==> flow/design.v <==
module control_unit (op, regdst, regwrite, branch, jump, memread, memtoreg, memwrite, aluop, aluscr);
	input[5:0] 	op;
  	output reg [1:0] regdst;
  	output reg regwrite;
	output reg branch;
	output reg jump;
	output reg memread;
  	output reg [1:0]memtoreg;
  	output reg memwrite;
	output reg [1:0] aluop;
	output reg aluscr;
	always @(*) begin
		branch 		<= 1'b0;
		jump 		<= 1'b0;
		memread 	<= 1'b0;
		memtoreg[1:0]	<= 2'b00;
		memwrite	<= 1'b0;
		aluop[1:0]	<= 2'b10;
		aluscr		<= 1'b0;
		regdst[1:0] <= 2'b01;
		regwrite	<= 1'b1;
		case(op)
			6'b10_0011: 
			begin  
				regdst[1:0]		<= 2'b00;
				memread     	<= 1'b1;
            aluop[1:0]		<= 2'b00;
				aluscr			<= 1'b1;
            memtoreg[1:0]	<= 2'b01;
			end
			6'b10_1011: 
			begin  
            aluop[1]	<= 1'b0;
				aluscr	<= 1'b1;
				memwrite <= 1'b1;
				regwrite	<= 1'b0;
			end
			6'b00_0100: 
			begin  
				branch		<= 1'b1;
				aluop[1:0]	<= 2'b01;
				regwrite		<= 1'b0;
			end
			6'b00_1000: 
			begin  
            regdst[1:0] <= 2'b00;
				aluop[1] 	<= 1'b0;
				aluscr   	<= 1'b1;
			end
			6'b00_0010: 
			begin  
			  jump		<= 1'b1;
			  regwrite	<= 1'b0;
			end
			6'b00_0011: 
			begin
			  jump 				<= 1'b1;
			  regdst[1:0]		<= 2'b10;
			  memtoreg[1:0]	<= 2'b10;
			end
			6'b00_0000: 
			begin  
			end
		endcase
	end
endmodule 
module aludec(func, aluop, alucontrol);
input   [5:0] func;
input   [1:0] aluop;
output reg [2:0] alucontrol;
always @(*)
begin
    case(aluop)
      2'b00: alucontrol <= 3'b010;   
      2'b01: alucontrol <= 3'b110;   
      default: case(func)           
          6'b100000: alucontrol <= 3'b010;  
          6'b100010: alucontrol <= 3'b110;  
          6'b100100: alucontrol <= 3'b000;  
          6'b100101: alucontrol <= 3'b001;  
          6'b101011: alucontrol <= 3'b111;  
          default:   alucontrol <= 3'b011;  
        endcase
    endcase
end
endmodule
module alu_mips(a, b, control, outalu, zero);
input [31:0] a, b;
input [2:0] control;
output reg [31:0] outalu;
output zero;
always@(*)
begin
	case(control)
		0 : outalu=a&b;
		1 : outalu= a|b;
		2 : outalu=a+b;
		6 : outalu=a-b;
		7 : outalu=a<b?1:0;
		12 : outalu=~(a|b);
		default : outalu=0;
	endcase
end
assign zero=outalu==0?1:0;
endmodule
module regmem(
	 clk,
    rst,
    rgr1,
    rgr2,
    write,
    rgw1,
    rgw1data,
    rg1data,
    rg2data
);
    input [4:0] rgr1;
    input [4:0] rgr2;
    input [4:0]     rgw1;
    input [31:0]  rgw1data;
    input clk;
    input rst;
    input write;
    output reg [31:0] rg1data;
    output reg [31:0] rg2data;
    reg [31:0] regMem [31:0];  
  always @(*)
  begin
    rg1data = regMem[rgr1];
    rg2data = regMem[rgr2];
  end
    integer i;
  always @(posedge clk)
    begin
        if(rst == 1'b1)
        begin 
            for( i = 0; i < 32; i = i + 1 )
                regMem[i] <= i;
        end
        else if(write == 1'b1 && rgw1 != 5'd0)  
            regMem[rgw1] <= rgw1data;
    end
endmodule
module sign_ex(in, out);
input [15:0] in;
output [31:0] out;
assign out = {{16{in[15]}}, in};
endmodule
module mux32_2to1 (out, in0, in1, sel);
	output reg  [31:0] out;
	input [31:0] in0;
	input [31:0] in1;
	input sel;
  	always @(*)
    begin
      if (sel == 0)
			out = in0;
      else
			out = in1;
    end
endmodule 
module mux32_3to1 (out, in0, in1, in2, sel);
  	output reg  [31:0] out;
	input [31:0] in0;
	input [31:0] in1;
	input [31:0] in2;
  	input [1:0] sel;
  	always @(*)
		 begin
			case (sel)
				2'b00: out = in0;
				2'b01: out = in1;
				2'b10: out = in2;
				default: out = in0;
			endcase
		 end
endmodule 
module mux5_3to1 (out, in0, in1, in2, sel);
	output reg  [4:0] out;
	input [4:0] in0;
	input [4:0] in1;
	input [4:0] in2;
  	input [1:0] sel;
  	always @(*)
	begin
		case (sel)
			2'b00: out = in0;
			2'b01: out = in1;
			2'b10: out = in2;
			default: out = in0;
		endcase
	end
endmodule 
module cpu (rst, clk, addr, instruction,
            dmem_addr, dmem_wdata, dmem_write, dmem_read, dmem_readdata);
  	  input rst,clk;
  	  output reg [31:0] addr;
	  input  [31:0] instruction;
	  output [31:0] dmem_addr;
	  output [31:0] dmem_wdata;
	  output dmem_write, dmem_read;
	  input  [31:0] dmem_readdata;
	  wire [1:0] cu_regdst;
	  wire cu_jump, cu_branch, cu_memread;
	  wire [1:0] cu_memtoreg;
	  wire [1:0] cu_aluop;
	  wire cu_memwrite, cu_aluscr, cu_regwrite;
	  wire [4:0] mux1_regwrite;
	  wire [31:0] memdata;
	  wire [31:0] reg_readdata1, reg_readdata2;
	  wire [31:0] signext_out;
	  wire [31:0] mux2_out;
	  wire [31:0] alu_out;
	  wire alu_zero;
	  wire [2:0] aluctrl_out;
	  wire [31:0] dmem_readdata;
	  wire bBranch;
     wire [31:0] j_addr;
     wire [31:0] next_pc;
    wire [31:0] pc;
	 always @(posedge clk)
		if (rst)
			addr <= 32'h00000000;
		else
			addr <= next_pc;
    parameter ra_addr = 5'b11111;
    assign pc = addr + 4;
    control_unit contrlu (instruction[31:26], cu_regdst, cu_regwrite, cu_branch, cu_jump, cu_memread, cu_memtoreg, cu_memwrite, cu_aluop, cu_aluscr);
    mux5_3to1 mux01 (mux1_regwrite, instruction[20:16], instruction[15:11], ra_addr, cu_regdst[1:0]);
    regmem rmem (.clk(clk), .rst(rst), .rgr1(instruction[25:21]), .rgr2(instruction[20:16]), .write(cu_regwrite),
                 .rgw1(mux1_regwrite), .rgw1data(memdata), .rg1data(reg_readdata1), .rg2data(reg_readdata2));
    aludec aluctrl (instruction[5:0], cu_aluop, aluctrl_out);
    sign_ex signext (instruction[15:0], signext_out[31:0]);
    mux32_2to1 mux02 (mux2_out, reg_readdata2, signext_out, cu_aluscr);
    alu_mips ALU (reg_readdata1, mux2_out, aluctrl_out, alu_out, alu_zero);
    assign dmem_addr  = alu_out;
    assign dmem_wdata = reg_readdata2;
    assign dmem_write = cu_memwrite;
    assign dmem_read  = cu_memread;
    mux32_3to1 memmux(memdata, alu_out, dmem_readdata, pc, cu_memtoreg);
    and AND1(bBranch, cu_branch, alu_zero );
    wire [31:0] branch_shiftl2_result;
    wire [31:0] b_addr;
    wire [31:0] mux04_result;
    assign branch_shiftl2_result = signext_out << 2;
    assign b_addr = pc + branch_shiftl2_result;
    assign j_addr = {pc[31:28], instruction[25:0], 2'b00};
    mux32_2to1 mux04 (mux04_result, pc, b_addr, bBranch);
    mux32_2to1 mux05 (next_pc, mux04_result, j_addr, cu_jump);
endmodule
From RTL to reports: cpu

The steps from the RTL of cpu to its reports follow in flow order.
Line numbers count from 1 in the design file above.
Operators: Yosys type, input widths -> output width; for muxes data width and select width s.
Library cell names are shortened.
The mark -- stands for no value.

Top module: cpu
Clock: clk
Library: sky130hd
Library corner: tt_025C_1v80

Elaborated design

Source: Yosys, flattened and elaborated, memories not mapped. Widths are those after wreduce. Registers that Yosys merges into a memory's read port (data or address) are not register bits. Print and check cells do not count. Equal cells are merged and count once.
Memory sizes are those after Yosys's memory passes, which may raise the word count (mostly to a power of two), join words into wider ones and drop unused or constant bits.

Add/sub/neg operators: 4
Magnitude comparators: 1
Equality and inequality tests: 20
Multiplexer cells: 26
Bitwise operators: 3
Reductions and logical operators: 11

Operators by type and width:

| kind                  | number |
| $pmux 32 s5           | 1 |
| $mux 32               | 5 |
| $add 32x32->32        | 2 |
| $pmux 32 s2           | 1 |
| $eq 6x6->1 const B    | 7 |
| $add 32x3->32 const B | 1 |
| $sub 32x32->32        | 1 |
| $lt 32x32->1          | 1 |
| $and 32x32->32        | 1 |
| $or 32x32->32         | 1 |
| $logic_not 32->1      | 1 |
| $pmux 3 s5            | 1 |
| $eq 6x2->1 const B    | 2 |
| $mux 1                | 12 |
| $pmux 5 s2            | 1 |
| $mux 5                | 2 |
| $pmux 2 s2            | 2 |
| $eq 2x1->1 const B    | 3 |
| $reduce_or 2->1       | 3 |
| $eq 3x3->1 const B    | 2 |
| $reduce_or 3->1       | 2 |
| $eq 6x3->1 const B    | 1 |
| $eq 6x4->1 const B    | 1 |
| $pmux 3 s2            | 1 |
| $reduce_bool 5->1     | 1 |
| $eq 2x2->1 const B    | 2 |
| $reduce_or 4->1       | 1 |
| $eq 3x1->1 const B    | 1 |

Other operator kinds: 5; their cells: 5.

Register bits after elaboration: 32
Bits in writable memories: 1024
Memories kept: 1
Bits of input ports: 66
Output and inout port bits: 98
Cells after elaboration: 68

Memories:

| name        | words | width | RTL line | source |
| rmem.regMem | 32    | 32    | 126      | `reg [31:0] regMem [31:0];` |

Longest topological paths

Depth = most cells in a row (Yosys ltp): at word level without a register or memory, in the mapped netlist without a sequential cell, where the memories' decode and read muxes count.

Depth after elaboration: 12
ABC_AREA: 1
Mapped depth: 44
Mapped depth without buffers: 37

Synthesis result

The flow's flattened synthesis, as Yosys stat reports it; memories are mapped. The netlist is that of the ABC_AREA named above (0 if unset); the other value can give another one.
The area totals of this step are shown rounded.

Cell types:

| type     | number |
| edfxtp_1 | 1024 |
| nor2_1   | 1913 |
| o21ai_0  | 1014 |
| nand2_1  | 998 |
| clkbuf_1 | 592 |
| a21oi_1  | 440 |
| o221ai_1 | 212 |
| ha_1     | 131 |
| nand3_1  | 316 |
| inv_1    | 397 |
| o22ai_1  | 161 |
| a221oi_1 | 75 |
| dfxtp_1  | 30 |
| xor2_1   | 39 |
| a32o_1   | 33 |
| nand4_1  | 44 |
| o211ai_1 | 35 |
| o31ai_1  | 35 |

Not listed: further types 38, cells in them 298.

Mapped cells: 7787
Chip area (Yosys): 63400 um2
Sequential part of the area: 31400 um2
Flip-flop cells: 1054
Buffers: 689

Worst setup path after synthesis

Path of least setup slack by OpenSTA after synthesis, without wires, with an ideal clock, recovery checks aside; 20% of the period is set as input and as output delay. Where synthesis merged equal registers, the netlist keeps one of their names.

Kind: input port to output port
Start point: input port instruction[16]
End point: output port dmem_addr[31]
Clock period: 10.0 ns
External output delay: 2.000 ns
Time at the first pin: 2.000 ns
Data arrival time: 6.249 ns
Data required time: 8.000 ns
Slack: 1.751 ns
Path delay: 4.249 ns
Driving pins on the path: 27
Buffers on the path: 7
Synthesis period reached: 8.249 ns

"path delay" = arrival - input delay + setup time.
A path that ends at an output port has no setup time.
"driving pins on the path": output pins that drive a net of the path, with the launching flip-flop's if there is one; two outputs of one cell count as two.
"synthesis period reached" is the clock period less the worst setup slack; recovery checks do not enter. This is arithmetic on one report: input and output delays are still those of the set period (20% each).
Between the ends stands the longest chain of elaborated cells between them, by number of cells; it is not shown to be the way that was timed. Of several equally long chains one is given.
A line is the first line of the expression or statement that the cell stems from. Yosys adds cells for indexed reads and writes and turns some case tables into memories.
A memory read counts as a cell of the chain, while the word-level depth stops at memories.

Cell sequence: buf_4 buf_2 clkbuf_1 clkbuf_1 clkbuf_1 clkbuf_1 nor2_1 o221ai_1 nand3_1 a32oi_1 nand2_1 nand2_1 inv_1 ha_1 clkbuf_1 inv_1 a21oi_1 o21ai_0 a21oi_1 nand3_1 nand4_1 o211ai_1 a21oi_1 o21ai_1 or2_2 nand3_1 nand3_2
Length of the longest elaborated chain: 4

RTL lines, path post-synthesis:

| what            | RTL line | source |
| start, declared | 198      | `input [31:0] instruction;` |
| $mem_v2 32x32   | 126      | `reg [31:0] regMem [31:0];` |
| $mux 32         | 156      | `if (sel == 0)` |
| $sub 32x32->32  | 98       | `6 : outalu=a-b;` |
| $pmux 32 s5     | 94       | `case(control)` |
| end, declared   | 199      | `output [31:0] dmem_addr;` |

Some nets on the timed path still bear RTL names; the line given drives or declares the net.

Nets with RTL names, path post-synthesis:

| signal         | RTL line | source |
| dmem_wdata[18] | 130      | `rg2data = regMem[rgr2];` |

Worst path after layout

From the final timing report of flow run 2: the path of least setup slack in the routed layout; clock arrival at registers is part of the times.

Kind: input port to output port
Start point: input port instruction[16]
End point: output port dmem_addr[11]
Clock period: 10.0 ns
External output delay: 2.00 ns
Time at the first pin: 2.00 ns
Data arrival time: 8.16 ns
Data required time: 8.00 ns
Slack: -0.16 ns
Driving pins on the path: 23
Buffers on the path: 4

Between the ends stands the longest chain of elaborated cells between them, by number of cells; it is not shown to be the way that was timed. Of several equally long chains one is given.
A memory read counts as a cell of the chain, while the word-level depth stops at memories.

Cell sequence: buf_8 inv_8 buf_12 buf_12 o21ai_0 o22ai_1 nor2_1 o211ai_1 nand2_1 nand2_1 o21ai_0 ha_1 inv_1 a21oi_1 a21boi_1 o21ai_0 a21oi_1 o21bai_1 xor2_1 nor2_1 a211oi_1 nand2_1 clkdlybuf4s50_1
Length of the longest elaborated chain: 4

RTL lines, path post-layout:

| what            | RTL line | source |
| start, declared | 198      | `input [31:0] instruction;` |
| $mem_v2 32x32   | 126      | `reg [31:0] regMem [31:0];` |
| $mux 32         | 156      | `if (sel == 0)` |
| $sub 32x32->32  | 98       | `6 : outalu=a-b;` |
| $pmux 32 s5     | 94       | `case(control)` |
| end, declared   | 199      | `output [31:0] dmem_addr;` |

Top module cpu; platform sky130hd; tools Yosys and OpenROAD; 4 stored runs in no particular order. Input and output delays are each 20% of the period that was set; the output load is 0.01 pF.
"achieved clock period" means the clock period less the worst setup slack. The figure is calculated, with input and output delays left at 20% of the set period.
"worst path time" means the part of the period allowed to the worst setup path (the constraints hold back 20% at inputs and 20% at outputs) less its slack; where the path has registers, the arrival times of their clocks count too.
"total power of the final layout" rests on the timing tool's default activity at the inputs, not on a simulated workload.
The results are shown rounded.
A setting shown as -- is not set for that run.
Among the results, -- means that no value is shown for the run.

| setting or result                      | flow run 1 | flow run 2                | flow run 3                | flow run 4 |
| ABC_AREA                               | 1          | 1                         | --                        | 1          |
| CAP_MARGIN                             | 40         | 40                        | 20                        | 30         |
| CELL_PAD_IN_SITES_DETAIL_PLACEMENT     | 1          | 1                         | --                        | 2          |
| CELL_PAD_IN_SITES_GLOBAL_PLACEMENT     | 2          | 2                         | --                        | 2          |
| CORE_ASPECT_RATIO                      | 0.71       | 0.71                      | --                        | 0.96       |
| CORE_MARGIN                            | 7          | 5                         | 2                         | 2          |
| CORE_UTILIZATION                       | 70         | 40                        | 40                        | 43         |
| GPL_ROUTABILITY_DRIVEN                 | 0          | 0                         | --                        | 1          |
| GPL_TIMING_DRIVEN                      | 1          | 1                         | --                        | 1          |
| MAX_ROUTING_LAYER                      | met4       | met4                      | --                        | met4       |
| PLACE_DENSITY_LB_ADDON                 | 0.14       | 0.14                      | --                        | 0.07       |
| SETUP_SLACK_MARGIN                     | -0.5       | -0.5                      | --                        | 1.27       |
| SLEW_MARGIN                            | 30         | 20                        | 20                        | 30         |
| period_ns                              | 10.0       | 10.0                      | 5.87                      | 7.75       |
| CTS_CLUSTER_DIAMETER                   | --         | --                        | --                        | 287        |
| CTS_CLUSTER_SIZE                       | --         | --                        | --                        | 23         |
| HOLD_SLACK_MARGIN                      | --         | --                        | --                        | -0.07      |
| MIN_ROUTING_LAYER                      | --         | --                        | --                        | met1       |
| TNS_END_PERCENT                        | --         | --                        | --                        | 10         |
| area inside the die boundary (um2)     | --         | 167000                    | 156000                    | --         |
| final utilization (%)                  | --         | 45.8                      | 53.1                      | --         |
| standard-cell area after routing (um2) | --         | 72400                     | 80500                     | --         |
| netlist area reported by Yosys (um2)   | --         | 63400                     | 61100                     | --         |
| worst path time (ns)                   | --         | 6.16                      | 4.94                      | --         |
| worst setup path type                  | --         | input port to output port | input port to output port | --         |
| achieved clock period (ns)             | --         | 10.157                    | 7.287                     | --         |
| post-route worst hold slack (ns)       | --         | 0.726                     | 0.811                     | --         |
| total power of the final layout (µW)   | --         | 12200                     | 23000                     | --         |
| worst slack on setup checks (ns)       | --         | -0.157                    | -1.42                     | --         |
| final setup TNS (ns)                   | --         | -0.157                    | -140                      | --         |

Flow run 1: not finished: placement ended with error FLW-0024
Flow run 4: not finished: routing ended with error ODB-0269
